==> flow/design.v <==
module mac #(
	parameter N = 16,  
	parameter Q = 12  
	)(
	input logic clk, sclr, ce,
	input logic [N-1:0] a_i, b_i, 
	input logic [N*2-1:0] c_i,
	output logic [N*2-1:0] r_o
	);
	always_ff @(posedge clk or posedge sclr) begin
		if (sclr) r_o <= 'd0;
		else if (ce) begin
				r_o <= (a_i * b_i + c_i);  
			end
	end
endmodule
module variable_shift_register #(parameter WIDTH = 8, parameter SIZE = 3)(
	input logic clk, rst, ce,
	input logic [WIDTH-1:0] data_i,
	output logic [WIDTH-1:0] data_o
	);
	logic [WIDTH-1:0] sh_r [SIZE-1:0];  
	generate 
	genvar i;
	for (i = 0; i < SIZE; i = i + 1) begin : for_loop
		always_ff @(posedge clk or posedge rst) begin
			if (rst) sh_r[i] <= 'd0; 
			else begin
				if (ce) begin
					if (i == 'd0) sh_r[i] <= data_i;
					else sh_r[i] <= sh_r[i - 1];
				end
			end
		end
	end : for_loop
	endgenerate
	assign data_o = sh_r[SIZE - 1];
endmodule
`timescale 1ns / 1ps
module convolver #(
	parameter n = 8'h0a,	 
	parameter k = 8'h03,  
	parameter s = 1,  
	parameter BL = 16,  
	parameter Q = 12  
	)(
	input logic clk,
	input logic rst,
	input logic ce,
	input logic [BL-1:0] activation,
	input logic [(k*k)*BL-1:0] weight1,
	output logic [31:0] conv_op,
	output logic valid_conv,
	output logic end_conv
	);
	logic [31:0] count1;  
	logic [31:0] count2;  
	logic [31:0] count3;  
	logic [31:0] row_count;  
	logic en1, en2, en3;  
	logic [BL-1:0] weight [0:k*k-1];
	generate
		genvar j;
		for (j = 0; j < k*k; j = j + 1) begin : for_loop
			assign weight[j][BL-1:0] = weight1[BL*j +: BL];
		end : for_loop
	endgenerate
	logic [BL*2-1:0] tmp [k*k+1:0];
	assign tmp[0] = 32'h00000000;
	generate
	genvar i;
	for (i = 0; i < k*k; i = i + 1) begin : for_loop1
		if ((i+1) % k == 0) begin 					 
			if (i == k*k - 1) begin 				 
				mac #(.N(BL), .Q(Q)) MAC0(
					.clk(clk),
					.sclr(rst),
					.ce(ce),
					.a_i(activation),
					.b_i(weight[i]),
					.c_i(tmp[i]),
					.r_o(conv_op)
				);
			end
			else begin
				logic [BL*2-1:0] tmp2;
				mac #(.N(BL), .Q(Q)) MAC1(
					.clk(clk),
					.sclr(rst),
					.ce(ce),
					.a_i(activation),
					.b_i(weight[i]),
					.c_i(tmp[i]),
					.r_o(tmp2)
				);
				variable_shift_register #(.WIDTH(BL*2), .SIZE(n-k)) SR(
					.clk(clk),
					.rst(rst),
					.ce(ce),
					.data_i(tmp2),
					.data_o(tmp[i+1])
					);
			end
		end
		else begin
			mac #(.N(BL), .Q(Q)) MAC2(
					.clk(clk),
					.sclr(rst),
					.ce(ce),
					.a_i(activation),
					.b_i(weight[i]),
					.c_i(tmp[i]),
					.r_o(tmp[i+1])
				);
		end
	end : for_loop1
	endgenerate
	always_ff @(posedge clk) begin
		if (rst) begin
			count1 <= 0;
			count2 <= 0;
			count3 <= 0;
			row_count <= 0;
			en1 <= 0;
			en2 <= 1;
			en3 <= 0;
		end
		else if (ce) begin
		if (ce) begin
			if (count1 == (k-1)*n + k - 1) begin  
				count1 <= count1 + 1'b1;
				en1 <= 1'b1;
			end
			else count1 <= count1 + 1'b1;
		end
		if (en1 && en2) begin
			if (count2 == n - k) begin
				count2 <= 0;
				en2 <= 0;
				row_count <= row_count + 1'b1;
			end
			else count2 <= count2 + 1'b1;
		end
		if(~en2) begin
			if(count3 == k-2) begin
				count3<=0;
				en2 <= 1'b1;
			end
		else
			count3 <= count3 + 1'b1;
		end
		if((((count2 + 1) % s == 0) && (row_count % s == 0))
			||(count3 == k-2)&&(row_count % s == 0)
			||(count1 == (k-1)*n+k-1))
		begin                                                                                                                        
			en3 <= 1;                                                                                                                             
		end
		else 
			en3 <= 0;
		end
	end
	assign end_conv = (count1>= n*n+2) ? 1'b1 : 1'b0;
	assign valid_conv = (en1&&en2&&en3);
endmodule
Subject: tool reports on convolver

Hi,

[Tool chain data of convolver]
Module convolver before and after one edit of its RTL, step after step.
Lines under "unedited" count in the file above, lines under "edited" in the edited file.
"change" is "edited" less "unedited", of the values as shown.
Library cell names are shortened.
The mark n/a stands for no value.
Design
  top: convolver
  clock input: clk
  standard-cell library: sky130hd
  corner: tt_025C_1v80

[Edit of the RTL]
Unified diff, file above to edited file.
The edited RTL no longer does the same as the RTL above: the edit was made by script, with no optimisation intended.
begin of diff
@@ -85,4 +85,5 @@
 			else begin
 				logic [BL*2-1:0] tmp2;
+				wire [BL*2-1:0] tmp2_p, tmp2_n;
 				mac #(.N(BL), .Q(Q)) MAC1(
 					.clk(clk),
@@ -92,6 +93,9 @@
 					.b_i(weight[i]),
 					.c_i(tmp[i]),
-					.r_o(tmp2)
+					.r_o(tmp2_p)
 				);
+				mac #(.N(BL), .Q(Q)) MAC1_2 (.clk(clk), .sclr(rst), .ce(~ce), .a_i(activation), .b_i(weight[i]),
+				    .c_i(tmp[i]), .r_o(tmp2_n));
+				assign tmp2 = tmp2_p ^ tmp2_n;
 				variable_shift_register #(.WIDTH(BL*2), .SIZE(n-k)) SR(
 					.clk(clk),
end of diff

[Word-level counts]
Counts by Yosys on the flattened word-level netlist (proc, flatten, opt, wreduce). Print and check cells are left out.
Operators by class
  $add $sub $neg: unedited 11, edited 11, change 0
  multipliers: unedited 9, edited 9, change 0
  div/mod/pow operators: unedited 0, edited 0, change 0
  $lt $le $gt $ge: unedited 1, edited 1, change 0
  eq/ne operators: unedited 3, edited 3, change 0
  shifts and indexed selects: unedited 0, edited 0, change 0
  multiplexer cells: unedited 7, edited 7, change 0
  bitwise operators: unedited 1, edited 3, change +2
  reductions and logical operators: unedited 5, edited 5, change 0
Operator list
  32-bit bitwise XOR: unedited 0, edited 2, change +2
Unchanged operator kinds not shown: 12.
Word-level totals
  flip-flop bits (word level): unedited 835, edited 899, change +64
  latch bits: unedited 0, edited 0, change 0
  memory bits (writable): unedited 0, edited 0, change 0
  bits in read-only memories: unedited 0, edited 0, change 0
  clocked read ports x word width: unedited 0, edited 0, change 0
  memory cells: unedited 0, edited 0, change 0
  input bits: unedited 163, edited 163, change 0
  output and inout bits: unedited 34, edited 34, change 0

[Longest topological paths]
Longest topological path by Yosys (ltp), each cell counted once; first at word level (registers and memories cut), then after technology mapping (sequential cells cut; the memories' decode and read muxes count).
Depth
  word-level depth: unedited 5, edited 5, change 0
  ABC_AREA: unedited 0, edited 0
  depth in mapped cells: unedited 26, edited 26, change 0
  depth with buffers taken out: unedited 23, edited 23, change 0

[Netlist]
The flow's flattened synthesis, as Yosys stat reports it; memories are mapped. The netlist is that of the ABC_AREA named above (0 if unset); the other value can give another one.
Mapped netlist
  cells in the netlist: unedited 12211, edited 12566, change +355
  cell area after synthesis (um^2): unedited 115220.5, edited 117781.7, change +2561.2
  area of sequential cells (um^2): unedited 20399.6, edited 22001.1, change +1601.5
  flip-flops: unedited 835, edited 899, change +64
  buffer cells: unedited 550, edited 568, change +18
Cell types
  o21ai_0: unedited 191, edited 297, change +106
  nor2_1: unedited 221, edited 307, change +86
  nand2_1: unedited 1487, edited 1567, change +80
  dfrtp_1: unedited 736, edited 800, change +64
  mux2_2: unedited 543, edited 480, change -63
  xnor2_1: unedited 190, edited 246, change +56
  a21oi_1: unedited 257, edited 312, change +55
  o21ai_1: unedited 63, edited 8, change -55
  inv_1: unedited 2931, edited 2958, change +27
  nand4_1: unedited 38, edited 55, change +17
  clkbuf_1: unedited 534, edited 550, change +16
  a211oi_1: unedited 38, edited 22, change -16
  a31oi_1: unedited 54, edited 39, change -15
  o211ai_1: unedited 19, edited 29, change +10
  a211o_1: unedited 17, edited 7, change -10
  a31o_2: unedited 0, edited 10, change +10
  xor2_1: unedited 125, edited 134, change +9
  a311oi_1: unedited 0, edited 9, change +9
Unchanged cell types not shown: 13.
Not every row of either side is listed.
By module: a second synthesis without flattening, with its own total; a netlist apart from the flattened one above.
Unflattened totals
  cell total of the unflattened synthesis: unedited 12842, edited 15437, change +2595
  area (unflattened synthesis) (um^2): unedited 120850.9, edited 144884.0, change +24033.1
Each row is one instance without its submodules.
By module, unedited
  mac: times used 9, cells 1261, area 10908.0 um^2
  variable_shift_register (WIDTH=32, SIZE=7): times used 2, cells 474, area 8976.1 um^2
  convolver: times used 1, cells 545, area 4727.0 um^2
By module, edited
  mac: times used 11, cells 1257, area 11034.3 um^2
  variable_shift_register (WIDTH=32, SIZE=7): times used 2, cells 474, area 8976.1 um^2
  convolver: times used 1, cells 662, area 5554.1 um^2

[Timing after synthesis]
Path of least setup slack by OpenSTA after synthesis, without wires, with an ideal clock, recovery checks aside; 20% of the period is set as input and as output delay. Where synthesis merged equal registers, the netlist keeps one of their names.
Timing path after synthesis
  path kind: unedited input-to-reg, edited input-to-reg
  from: unedited in rst, edited in rst
  to: unedited reg en2, edited reg en2
  period (ps): unedited 8000, edited 8000, change 0
  input delay (ps): unedited 1600, edited 1600, change 0
  library setup time (ps): unedited 843, edited 900, change +57
  arrival (ps): unedited 17692, edited 19077, change +1385
  required time (ps): unedited 7157, edited 7100, change -57
  setup slack (ps): unedited -10536, edited -11977, change -1441
  delay of the path (ps): unedited 16935, edited 18377, change +1442
  driving pins on the path: unedited 2, edited 2, change 0
  buffers on the path: unedited 0, edited 0, change 0
  synthesis period reached (ps): unedited 18536, edited 19977, change +1441
"delay of the path" = arrival - input delay + setup time.
"driving pins on the path": output pins that drive a net of the path, with the launching flip-flop's if there is one; two outputs of one cell count as two.
"synthesis period reached" is the clock period less the worst setup slack; recovery checks do not enter. This is arithmetic on one report: input and output delays are still those of the set period (20% each).
A register here has more assigning lines than the two given.
Between the ends, after synthesis, unedited
  cells stage by stage: inv_1 > o21ai_0
  length of the longest elaborated chain: 0
  elaborated cells on any way between the ends: 0
Ends and longest elaborated chain, after synthesis, unedited
  from (decl): line 48  | input logic rst,
  to (assign): line 125  | en2 <= 1;
  to (assign): line 139  | en2 <= 0;
  to (decl): line 60  | logic en1, en2, en3;
Between the ends, after synthesis, edited
  cells stage by stage: inv_1 > o21ai_0
  length of the longest elaborated chain: 0
  elaborated cells on any way between the ends: 0
Ends and longest elaborated chain, after synthesis, edited
  from (decl): line 48  | input logic rst,
  to (assign): line 129  | en2 <= 1;
  to (assign): line 143  | en2 <= 0;
  to (decl): line 60  | logic en1, en2, en3;

[Timing after layout]
From the final timing report of each run of pair 1: the path of least setup slack in the routed layout; clock arrival at registers is part of the times.
The path's times are printed in steps of 10 ps; the period is the one set.
Timing path after layout
  path kind: unedited input-to-reg, edited input-to-reg
  from: unedited in activation[9], edited in weight1[69]
  to: unedited reg for_loop1[3].genblk1.MAC2.r_o[27], edited reg for_loop1[4].genblk1.MAC2.r_o[31]
  period (ps): unedited 7650, edited 7650, change 0
  input delay (ps): unedited 1530, edited 1530, change 0
  library setup time (ps): unedited 140, edited 80, change -60
  arrival (ps): unedited 7920, edited 8080, change +160
  required time (ps): unedited 8190, edited 8320, change +130
  setup slack (ps): unedited 270, edited 230, change -40
  driving pins on the path: unedited 24, edited 22, change -2
  buffers on the path: unedited 5, edited 1, change -4
The rows between start and end are the longest chain of elaborated cells between them; the timing report does not say that the signal goes this way. Where chains are equally long, one stands for them.
A line is the first line of the expression or statement that the cell stems from. Yosys adds cells for indexed reads and writes and turns some case tables into memories.
Between the ends, after layout, unedited
  cells stage by stage: buf_6 > buf_12 > buf_4 > buf_4 > and2_1 > fa_1 > fa_1 > fa_1 > fa_1 > fa_1 > inv_1 > fa_1 > inv_1 > ha_1 > a21o_1 > a21o_1 > a21oi_1 > or4b_1 > a211oi_1 > buf_4 > nor2_1 > a31oi_1 > xor2_1 > mux2i_1
  length of the longest elaborated chain: 2
  elaborated cells on any way between the ends: 2
  classes of those cells: 1 x add/sub; 1 x mul
Ends and longest elaborated chain, after layout, unedited
  from (decl): line 50  | input logic [BL-1:0] activation,
  16-bit by 16-bit multiplier with 32-bit output: line 13  | r_o <= (a_i * b_i + c_i);
  32-bit adder: line 13
  to (assign): line 11  | if (sclr) r_o <= 'd0;
  to (assign): line 13
  to (decl): line 8  | output logic [N*2-1:0] r_o
Between the ends, after layout, edited
  cells stage by stage: clkdlybuf4s50_1 > and2_1 > fa_1 > inv_1 > fa_1 > fa_1 > inv_1 > fa_1 > fa_1 > inv_1 > fa_1 > inv_1 > ha_4 > and2_4 > a2111o_1 > a2111o_1 > o32ai_2 > o21ai_2 > a21o_1 > o311a_1 > or3_1 > a31oi_1
  length of the longest elaborated chain: 2
  elaborated cells on any way between the ends: 2
  classes of those cells: 1 x add/sub; 1 x mul
Ends and longest elaborated chain, after layout, edited
  from (decl): line 51  | input logic [(k*k)*BL-1:0] weight1,
  16-bit by 16-bit multiplier with 32-bit output: line 13  | r_o <= (a_i * b_i + c_i);
  32-bit adder: line 13
  to (assign): line 11  | if (sclr) r_o <= 'd0;
  to (assign): line 13
  to (decl): line 8  | output logic [N*2-1:0] r_o

[Layout results]
Runs of the flow (Yosys, OpenROAD) on both versions; the two runs of a pair have the same settings. The constraints put input and output delay at 20% of the set period each and load the outputs with 0.01 pF.
Settings, pair 1
  CORE_UTILIZATION: 40
  period_ns: 7.65
  CAP_MARGIN: 20
  CORE_MARGIN: 2
  SLEW_MARGIN: 20
Measured results, pair 1
  Yosys chip area after synthesis (um^2): unedited 115220.5, edited 117781.7, change +2561.2
  die size (um^2): unedited 292362.0, edited 298810.0, change +6448.0
  standard-cell area of the final layout (um^2): unedited 132915.0, edited 135922.0, change +3007.0
  utilization after routing: unedited 0.462, edited 0.463, change +0.001
  setup slack of the worst path (ps): unedited 271, edited 232, change -39
  setup TNS (ps): unedited 0, edited 0, change 0
  worst hold slack (ps): unedited 441, edited 459, change +18
  reached clock period (ps): unedited 7379, edited 7418, change +39
Settings, pair 2
  CELL_PAD_IN_SITES_DETAIL_PLACEMENT: 1
  CORE_ASPECT_RATIO: 1.53
  CORE_MARGIN: 7
  CORE_UTILIZATION: 55
  CTS_CLUSTER_DIAMETER: 391
  MAX_ROUTING_LAYER: met4
  SETUP_SLACK_MARGIN: 2.11
  TNS_END_PERCENT: 70
  period_ns: 12.8
  CAP_MARGIN: 20
  SLEW_MARGIN: 20
Measured results, pair 2
  Yosys chip area after synthesis (um^2): unedited 115220.5, edited 117781.7, change +2561.2
  die size (um^2): unedited 222793.0, edited 227596.0, change +4803.0
  standard-cell area of the final layout (um^2): unedited 122492.0, edited 125366.0, change +2874.0
  utilization after routing: unedited 0.589, edited 0.588, change -0.001
  setup slack of the worst path (ps): unedited 3351, edited 3338, change -13
  setup TNS (ps): unedited 0, edited 0, change 0
  worst hold slack (ps): unedited 472, edited 478, change +6
  reached clock period (ps): unedited 9449, edited 9462, change +13
"reached clock period" is the run's clock period less its worst setup slack. It is reckoned from that one timing run; input and output delays stay at 20% of the period that was set.

Regards
